==> flow/design.v <==
`timescale 1ns / 1ps
module cordic_sin_cos
(
    input clk,
    input reset_n,
    input i_call,
    input [31:0] i_data,
    output o_done,
    output [31:0] o_cos,
    output [31:0] o_sin
);
cordic_sin_cos_core u_sin_cos (
    .clk     ( clk ),
    .reset_n ( reset_n ),
    .i_call  ( i_call ),
    .i_data  ( i_data ),
    .o_done  ( o_done ),
    .o_cos   ( o_cos ),
    .o_sin   ( o_sin )
);
endmodule
module cordic_sin_cos_core(
    clk,
    reset_n,
    i_call,
    i_data,
    o_done,
    o_cos,
    o_sin
);
     input clk;
     input reset_n;
	 input i_call; 
	 input signed [31:0] i_data;
	 output o_done;
	 output signed [31:0] o_cos;
	 output signed [31:0] o_sin;	 
	 function [31:0] atan;
	    input [3:0] idx;
	    case( idx )
	       4'd0: atan = 32'd2949120;  4'd1: atan = 32'd1740992;  4'd2: atan = 32'd919872;  4'd3: atan = 32'd466944;
	       4'd4: atan = 32'd234368;   4'd5: atan = 32'd117312;   4'd6: atan = 32'd58688;   4'd7: atan = 32'd29312;
	       4'd8: atan = 32'd14656;    4'd9: atan = 32'd7360;     4'd10: atan = 32'd3648;   4'd11: atan = 32'd1856;
	       4'd12: atan = 32'd896;     4'd13: atan = 32'd448;     4'd14: atan = 32'd256;    default: atan = 32'd128;
	    endcase
	 endfunction
	 reg signed [31:0]x,y,tx,ty,deg,rcos,rsin;
	 reg [7:0]i,seg;
	 reg isdone,isnegcos,isnegsin,isswap;
	 always @ ( posedge clk or negedge reset_n )
	 if( !reset_n )
	 begin
	    { x,y,deg,rcos,rsin } <= { 32'd0,32'd0,32'd0,32'd0,32'd0};
		i <= 8'd0;
		{ isdone,isnegcos,isnegsin,isswap } <= { 1'b0,1'b0,1'b0,1'b0 };
	 end
	 else if( i_call )
	 case( i )       
  	    0:
		begin
		   seg = i_data / 90;
		   if( seg == 0 ) 
		   begin 
		   	  deg <= i_data; 
		   	  isnegcos <= 0; 
		   	  isnegsin <= 0; 
		   	  isswap <= 0; 
		   end
		   else if( seg == 1 ) 
		   begin 
		   	  deg <= i_data - 90; 
		   	  isnegcos <= 1; 
		   	  isnegsin <= 0; 
		   	  isswap <= 1; 
		   end
		   else if( seg == 2 ) 
		   begin 
		   	  deg <= i_data - 180; 
		   	  isnegcos <= 1; 
		   	  isnegsin <= 1; 
		   	  isswap <= 0; 
		   end
		   else if( seg == 3 ) 
		   begin 
		   	  deg <= i_data - 270; 
		   	  isnegcos <= 0; 
		   	  isnegsin <= 1; 
		   	  isswap <= 1;  
		   end 
		   i <= i + 1'b1;
	    end		 
		1:
		begin 
		   x <= 32'd39797; 
		   y <= 32'd0; 
		   deg <= deg << 16; 
		   i <= i + 1'b1; 
		end					 
		2,3,4,5,6,7,8,9,10,11,12,13,14,15,16,17:
		if( deg > 0 )
		begin
		   ty = y >>> i-2;
		   tx = x >>> i-2;
		   x <= x - ty;
		   y <= y + tx;
		   deg <= deg - atan(i-2);
		   i <= i + 1'b1;
		end
		else
		begin
		   ty = y >>> i-2;
		   tx = x >>> i-2;
		   x <= x + ty ;
		   y <= y - tx ;
		   deg <= deg + atan(i-2);
		   i <= i + 1'b1;
		end
		18:
		begin 
		   {rcos,rsin} <= isswap ? { y,x } : { x,y }; 
		   i <= i + 1'b1; 
		end			
		19:
		begin 
		   isdone <= 1'b1; 
		   i <= i + 1'b1; 
		end		
		20:
		begin 
		   isdone <= 1'b0; 
		   i <= 8'd0; 
		end		   
	 endcase
	 assign o_done = isdone;
	 assign o_cos = isnegcos ? -(rcos) : rcos;
	 assign o_sin = isnegsin ? -(rsin) : rsin;
endmodule
==> reports on cordic_sin_cos <==
### Step by step through the tools: cordic_sin_cos

Tool output for the design above before and after an edit, in the order of the flow.
Lines under "before" count in the file above, lines under "after" in the edited file.
"difference" is "after" less "before", of the values as shown.
Operators: Yosys type, input widths -> output width; for muxes data width and select width s.
Cell names lack the library's common part.
A cell with -- has no value.

* top module: cordic_sin_cos
* clock input: clk
* cell library: sky130hd
* timing corner: tt_025C_1v80

### The edit

The edit as a unified diff against the file above.
The edit is scripted: it alters the design's behaviour and was not made to optimise anything.

```diff
@@ -10,4 +10,7 @@
     output [31:0] o_sin
 );
+wire [31:0] o_cos_a, o_cos_b;
+wire o_done_a, o_done_b;
+wire [31:0] o_sin_a, o_sin_b;
 cordic_sin_cos_core u_sin_cos (
     .clk     ( clk ),
@@ -15,8 +18,13 @@
     .i_call  ( i_call ),
     .i_data  ( i_data ),
-    .o_done  ( o_done ),
-    .o_cos   ( o_cos ),
-    .o_sin   ( o_sin )
+    .o_done  ( o_done_a ),
+    .o_cos   ( o_cos_a ),
+    .o_sin   ( o_sin_a )
 );
+cordic_sin_cos_core u_sin_cos_b (.clk(clk), .reset_n(reset_n), .i_call(i_call), .i_data(~i_data),
+    .o_done(o_done_b), .o_cos(o_cos_b), .o_sin(o_sin_b));
+assign o_cos = o_cos_a ^ o_cos_b;
+assign o_done = o_done_a ^ o_done_b;
+assign o_sin = o_sin_a ^ o_sin_b;
 endmodule
 module cordic_sin_cos_core(
```

### Word level

Counts by Yosys on the flattened word-level netlist (proc, flatten, opt, wreduce; memories kept). Register bits leave out memories and registers merged into their read ports (data or address). Print and check cells are left out.
Yosys's memory passes give these memory sizes; they may raise the number of words (mostly to a power of two), join words into wider ones and drop unused or constant bits.

Storage and ports
* output and inout bits: before 65, after 65, difference 0
* flip-flop bits (word level): before 172, after 344, difference +172
* ROM bits: before 512, after 1024, difference +512
* bits of input ports: before 35, after 35, difference 0
* memories: before 2, after 4, difference +2

Cells by class
* muxes and demuxes: before 32, after 64, difference +32
* reductions and logical operators: before 15, after 30, difference +15
* add/subtract/negate cells: before 13, after 26, difference +13
* div/mod/pow operators: before 1, after 2, difference +1
* bitwise gates (word level): before 0, after 4, difference +4
* equal/unequal tests: before 24, after 48, difference +24
* shift operators: before 2, after 4, difference +2
* magnitude comparators: before 1, after 2, difference +1

Memories
* words x width with read and write ports: before 16x16 r1 w0; 16x16 r1 w0, after 16x16 r1 w0; 16x16 r1 w0; 16x16 r1 w0; 16x16 r1 w0

Operators with widths
* $mux 32: before 15, after 30, difference +15
* $mux 1: before 11, after 22, difference +11
* $eq 8x4->1 const B: before 8, after 16, difference +8
* $eq 8x5->1 const B: before 5, after 10, difference +5
* $eq 8x2->1 const B: before 4, after 8, difference +4
* $eq 8x3->1 const B: before 4, after 8, difference +4
* $reduce_and 2->1: before 4, after 8, difference +4
* $add 32x32->32: before 3, after 6, difference +3
* $reduce_bool 2->1: before 3, after 6, difference +3
* $sub 32x32->32: before 3, after 6, difference +3
* $eq 8x1->1 const B: before 2, after 4, difference +2
* $logic_not 8->1: before 2, after 4, difference +2
* $neg 32->32: before 2, after 4, difference +2
* $pmux 32 s2: before 2, after 4, difference +2
* $reduce_and 3->1: before 2, after 4, difference +2
* $sshr 32x32->32: before 2, after 4, difference +2
* $xor 32x32->32: before 0, after 2, difference +2
* $add 8x1->8 const B: before 1, after 2, difference +1
* $div 32x8->32 const B: before 1, after 2, difference +1
* $gt 32x1->1 const B: before 1, after 2, difference +1
* $mux 64: before 1, after 2, difference +1
* $ne 5x1->1 const B: before 1, after 2, difference +1
* $pmux 1 s2: before 1, after 2, difference +1
* $pmux 32 s3: before 1, after 2, difference +1
* $pmux 8 s2: before 1, after 2, difference +1
* $reduce_bool 3->1: before 1, after 2, difference +1
* $reduce_bool 4->1: before 1, after 2, difference +1
* $reduce_or 16->1: before 1, after 2, difference +1

The list need not be complete.

### Depth

Longest topological path by Yosys (ltp), each cell counted once; first at word level (registers and memories cut), then after technology mapping (sequential cells cut; the memories' decode and read muxes count).

Logic depth
* depth after elaboration: before 7, after 8, difference +1
* ABC_AREA: before 0, after 0
* mapped depth: before 101, after 103, difference +2
* gate-level depth less buffers: before 80, after 82, difference +2

### Netlist

The flow's flattened synthesis, as Yosys stat reports it; memories are mapped. The netlist is that of the ABC_AREA named above (0 if unset); the other value can give another one.

Cell types
* nand2_1: before 451, after 802, difference +351
* o21ai_0: before 363, after 673, difference +310
* xnor2_1: before 255, after 520, difference +265
* nor2_1: before 359, after 615, difference +256
* a21oi_1: before 288, after 528, difference +240
* dfrtp_1: before 172, after 344, difference +172
* mux2i_1: before 142, after 310, difference +168
* xor2_1: before 86, after 249, difference +163
* clkbuf_1: before 174, after 336, difference +162
* ha_1: before 110, after 216, difference +106
* a21o_1: before 96, after 183, difference +87
* nor3_1: before 86, after 165, difference +79
* mux2_2: before 30, after 108, difference +78
* nand3_1: before 87, after 161, difference +74
* inv_1: before 82, after 156, difference +74
* o221ai_1: before 14, after 76, difference +62
* nor2b_1: before 18, after 73, difference +55
* a211oi_1: before 39, after 90, difference +51

Unchanged cell types not shown: 15.
The list need not be complete.

Synthesis totals
* buffers: before 235, after 451, difference +216
* chip area (Yosys) (sq um): before 28348.4, after 55538.3, difference +27189.9
* flip-flop cells: before 172, after 344, difference +172
* standard cells after synthesis: before 3904, after 7448, difference +3544

By module: a second synthesis without flattening, with its own total; a netlist apart from the flattened one above.

Unflattened totals
* cell total of the unflattened synthesis: before 3875, after 7921, difference +4046
* area (unflattened synthesis) (sq um): before 28511.1, after 58154.5, difference +29643.4

Rows give one instance, submodules left out.

By module, before
* cordic_sin_cos_core: times used 1, area 28511.1 sq um, cells 3875
* cordic_sin_cos: times used 1, area 0.0 sq um, cells 0

By module, after
* cordic_sin_cos_core: times used 2, area 28732.6 sq um, cells 3912
* cordic_sin_cos: times used 1, area 689.4 sq um, cells 97

### Timing after synthesis

Path of least setup slack by OpenSTA after synthesis, without wires, with an ideal clock, recovery checks aside; 20% of the period is set as input and as output delay. Where synthesis merged equal registers, the netlist keeps one of their names.

Timing post-synthesis
* path kind: before input -> register, after input -> register
* start: before input i_data[3], after input i_data[2]
* end: before register u_sin_cos.deg[14], after register u_sin_cos.deg[15]
* library setup time (ns): before 0.127, after 0.127, difference 0.000
* stages on the path: before 93, after 89, difference -4
* required time (ns): before 29.873, after 29.873, difference 0.000
* slack (ns): before 3.362, after 3.299, difference -0.063
* delay of the path (ns): before 20.638, after 20.701, difference +0.063
* arrival time (ns): before 26.511, after 26.574, difference +0.063
* buffers on the path: before 14, after 9, difference -5
* external input delay (ns): before 6.000, after 6.000, difference 0.000
* period (ns): before 30.0, after 30.0, difference 0.0
* synthesis period reached (ns): before 26.638, after 26.701, difference +0.063

"delay of the path" is the arrival time less input delay plus setup time.
"stages on the path" counts driving pins, that of a launching flip-flop among them; a cell with two outputs on the path counts twice.
"synthesis period reached" is the clock period less the worst setup slack; recovery checks do not enter. This is arithmetic on one report: input and output delays are still those of the set period (20% each).
The rows between start and end are the longest chain of elaborated cells between them; the timing report does not say that the signal goes this way. Where chains are equally long, one stands for them.
Each line given opens the expression or statement behind the cell; cells for indexed reads and writes are added by Yosys, which also makes memories of some case tables.
A register here has more assigning lines than the two given.

On the way, post-synthesis, before:
* path through: buf_2 > inv_1 > ha_1 > and4bb_1 > nand3_2 > o32a_1 > and2_1 > buf_2 > or4_1 > a21boi_2 > or2_1 > buf_4 > nor2_2 > o311ai_4 > mux2_1 > o21a_1 > or4_4 > nand2_1 > [57 not listed] > clkbuf_1 > o211ai_1 > o211ai_4 > a21oi_1 > clkbuf_1 > clkbuf_1 > ha_1 > nand2_1 > nand2b_1 > a21oi_1 > a311o_1 > nor2_1 > a211oi_4 > a31o_1 > a2111o_1 > xnor2_1 > a221oi_1 > nor2_1
* cells in the longest elaborated chain: 7
* elaborated cells between the ends (all ways): 15
* those cells by class: 3 x add/sub; 1 x div; 4 x eq/ne; 5 x mux; 2 x reduce/logical

Ends and longest elaborated chain, post-synthesis, before
* start, declared: RTL line 7 `input [31:0] i_data,`
* $div 32x8->32: RTL line 61 `seg = i_data / 90;`
* $eq 8x2->1: RTL line 83 `else if( seg == 3 )`
* $mux 32: RTL line 83
* $mux 32: RTL line 76 `else if( seg == 2 )`
* $mux 32: RTL line 69 `else if( seg == 1 )`
* $mux 32: RTL line 62 `if( seg == 0 )`
* $pmux 32 s3: RTL line 58 `case( i )`
* end, assigned: RTL line 64 `deg <= i_data;`
* end, assigned: RTL line 71 `deg <= i_data - 90;`
* end, declared: RTL line 47 `reg signed [31:0]x,y,tx,ty,deg,rcos,rsin;`

On the way, post-synthesis, after:
* path through: clkbuf_1 > inv_1 > ha_1 > nor4b_2 > nand4_2 > or4_1 > o22ai_1 > a22o_4 > a21oi_1 > or3_1 > and3_1 > a221o_1 > a21oi_1 > nor4b_2 > or3_1 > buf_2 > a211oi_1 > o32a_1 > [53 not listed] > nor4_1 > a221oi_1 > xnor2_1 > a2bb2o_4 > nand2_1 > inv_1 > clkbuf_1 > ha_1 > inv_1 > a211oi_1 > o211a_1 > o211ai_2 > buf_6 > o21a_1 > a2111oi_2 > xnor2_1 > a221oi_1 > nor2_1
* cells in the longest elaborated chain: 7
* elaborated cells between the ends (all ways): 15
* those cells by class: 3 x add/sub; 1 x div; 4 x eq/ne; 5 x mux; 2 x reduce/logical

Ends and longest elaborated chain, post-synthesis, after
* start, declared: RTL line 7 `input [31:0] i_data,`
* $div 32x8->32: RTL line 69 `seg = i_data / 90;`
* $eq 8x2->1: RTL line 91 `else if( seg == 3 )`
* $mux 32: RTL line 91
* $mux 32: RTL line 84 `else if( seg == 2 )`
* $mux 32: RTL line 77 `else if( seg == 1 )`
* $mux 32: RTL line 70 `if( seg == 0 )`
* $pmux 32 s3: RTL line 66 `case( i )`
* end, assigned: RTL line 72 `deg <= i_data;`
* end, assigned: RTL line 79 `deg <= i_data - 90;`
* end, declared: RTL line 55 `reg signed [31:0]x,y,tx,ty,deg,rcos,rsin;`

### Path in the finished layout

Path of least setup slack in the final report of the runs of pair A (OpenROAD, finished layout, wires in). Where an end is a register, its clock arrival counts in the times.

Timing after layout
* path kind: before input -> register, after input -> register
* start: before input i_data[2], after input i_data[17]
* end: before register u_sin_cos.deg[11], after register u_sin_cos.deg[19]
* arrival time (ns): before 28.87, after 29.46, difference +0.59
* library setup time (ns): before 0.13, after 0.10, difference -0.03
* stages on the path: before 82, after 91, difference +9
* external input delay (ns): before 6.00, after 6.00, difference 0.00
* required time (ns): before 30.32, after 30.52, difference +0.20
* slack (ns): before 1.44, after 1.05, difference -0.39
* buffers on the path: before 3, after 11, difference +8
* period (ns): before 30.0, after 30.0, difference 0.0

The rows between start and end are the longest chain of elaborated cells between them; the timing report does not say that the signal goes this way. Where chains are equally long, one stands for them.
A register here has more assigning lines than the two given.

On the way, after layout, before:
* path through: clkdlybuf4s50_1 > inv_1 > ha_1 > and4bb_2 > nand3_2 > o32a_1 > and2_1 > or4_1 > a21boi_2 > nor2_1 > a21oi_2 > nor3_1 > or3_4 > a221oi_4 > nand2_2 > o311ai_1 > a21oi_1 > a21oi_4 > [46 not listed] > o311ai_0 > o221ai_1 > a21o_1 > o211ai_1 > o211ai_4 > a21oi_2 > ha_1 > nand2_1 > nor4b_1 > a311o_1 > nor2_1 > a211oi_4 > buf_4 > nor3b_4 > o22ai_2 > nor3_1 > xnor2_1 > o22ai_1
* cells in the longest elaborated chain: 7
* elaborated cells between the ends (all ways): 15
* those cells by class: 3 x add/sub; 1 x div; 4 x eq/ne; 5 x mux; 2 x reduce/logical

Ends and longest elaborated chain, after layout, before
* start, declared: RTL line 7 `input [31:0] i_data,`
* $div 32x8->32: RTL line 61 `seg = i_data / 90;`
* $eq 8x2->1: RTL line 83 `else if( seg == 3 )`
* $mux 32: RTL line 83
* $mux 32: RTL line 76 `else if( seg == 2 )`
* $mux 32: RTL line 69 `else if( seg == 1 )`
* $mux 32: RTL line 62 `if( seg == 0 )`
* $pmux 32 s3: RTL line 58 `case( i )`
* end, assigned: RTL line 64 `deg <= i_data;`
* end, assigned: RTL line 71 `deg <= i_data - 90;`
* end, declared: RTL line 47 `reg signed [31:0]x,y,tx,ty,deg,rcos,rsin;`

On the way, after layout, after:
* path through: clkdlybuf4s50_1 > buf_4 > or4_1 > or4_1 > nor3_4 > a2111oi_4 > o21ai_2 > a21oi_1 > or3_1 > and3_1 > a221o_1 > a21oi_1 > nor4b_4 > or3_4 > nor3_1 > o32a_1 > o22a_1 > a211o_2 > [55 not listed] > o21a_1 > o21ai_0 > a2bb2o_4 > nand2_1 > inv_1 > buf_4 > ha_1 > nand2_1 > nor2_1 > nand2_1 > o221ai_4 > o211ai_4 > buf_4 > o21a_1 > or4b_4 > nor3_2 > xnor2_1 > o32ai_1
* cells in the longest elaborated chain: 7
* elaborated cells between the ends (all ways): 15
* those cells by class: 3 x add/sub; 1 x div; 4 x eq/ne; 5 x mux; 2 x reduce/logical

Ends and longest elaborated chain, after layout, after
* start, declared: RTL line 7 `input [31:0] i_data,`
* $div 32x8->32: RTL line 69 `seg = i_data / 90;`
* $eq 8x2->1: RTL line 91 `else if( seg == 3 )`
* $mux 32: RTL line 91
* $mux 32: RTL line 84 `else if( seg == 2 )`
* $mux 32: RTL line 77 `else if( seg == 1 )`
* $mux 32: RTL line 70 `if( seg == 0 )`
* $pmux 32 s3: RTL line 66 `case( i )`
* end, assigned: RTL line 72 `deg <= i_data;`
* end, assigned: RTL line 79 `deg <= i_data - 90;`
* end, declared: RTL line 55 `reg signed [31:0]x,y,tx,ty,deg,rcos,rsin;`

### Measured runs

Runs of the flow (Yosys, OpenROAD) on both versions; the two runs of a pair have the same settings. The constraints put input and output delay at 20% of the set period each and load the outputs with 0.01 pF.

Flow settings, pair A:
* period_ns: 30.0
* CAP_MARGIN: 20
* CORE_MARGIN: 2
* CORE_UTILIZATION: 40
* SLEW_MARGIN: 20

Results, pair A
* cell area after synthesis (sq um): before 28348.4, after 55538.3, difference +27189.9
* standard-cell area after layout (sq um): before 31276.2, after 61756.7, difference +30480.5
* lowest hold slack (ns): before 0.477, after 0.506, difference +0.029
* summed negative setup slack (ns): before 0.000, after 0.000, difference 0.000
* smallest setup slack (ns): before 1.445, after 1.055, difference -0.390
* period achieved (ns): before 28.555, after 28.945, difference +0.390
* utilization in the final report (%): before 44.6, after 44.9, difference +0.3
* area inside the die boundary (sq um): before 73016.1, after 141843.0, difference +68826.9

Flow settings, pair B:
* CORE_ASPECT_RATIO: 1.03
* CORE_UTILIZATION: 45
* CTS_CLUSTER_SIZE: 27
* GPL_ROUTABILITY_DRIVEN: 0
* HOLD_SLACK_MARGIN: 0.06
* MAX_ROUTING_LAYER: met5
* PLACE_DENSITY_LB_ADDON: 0.21
* SETUP_SLACK_MARGIN: -0.11
* TNS_END_PERCENT: 70
* period_ns: 43.0
* CAP_MARGIN: 20
* CORE_MARGIN: 2
* SLEW_MARGIN: 20

Results, pair B
* cell area after synthesis (sq um): before 28348.4, after 55538.3, difference +27189.9
* standard-cell area after layout (sq um): before 30411.7, after 59059.1, difference +28647.4
* lowest hold slack (ns): before 0.477, after 0.499, difference +0.022
* summed negative setup slack (ns): before 0.000, after 0.000, difference 0.000
* smallest setup slack (ns): before 8.328, after 7.234, difference -1.094
* period achieved (ns): before 34.672, after 35.766, difference +1.094
* utilization in the final report (%): before 48.8, after 48.3, difference -0.5
* area inside the die boundary (sq um): before 65020.2, after 126245.0, difference +61224.8

"period achieved" is the run's clock period less its worst setup slack. It is reckoned from that one timing run; input and output delays stay at 20% of the period that was set.
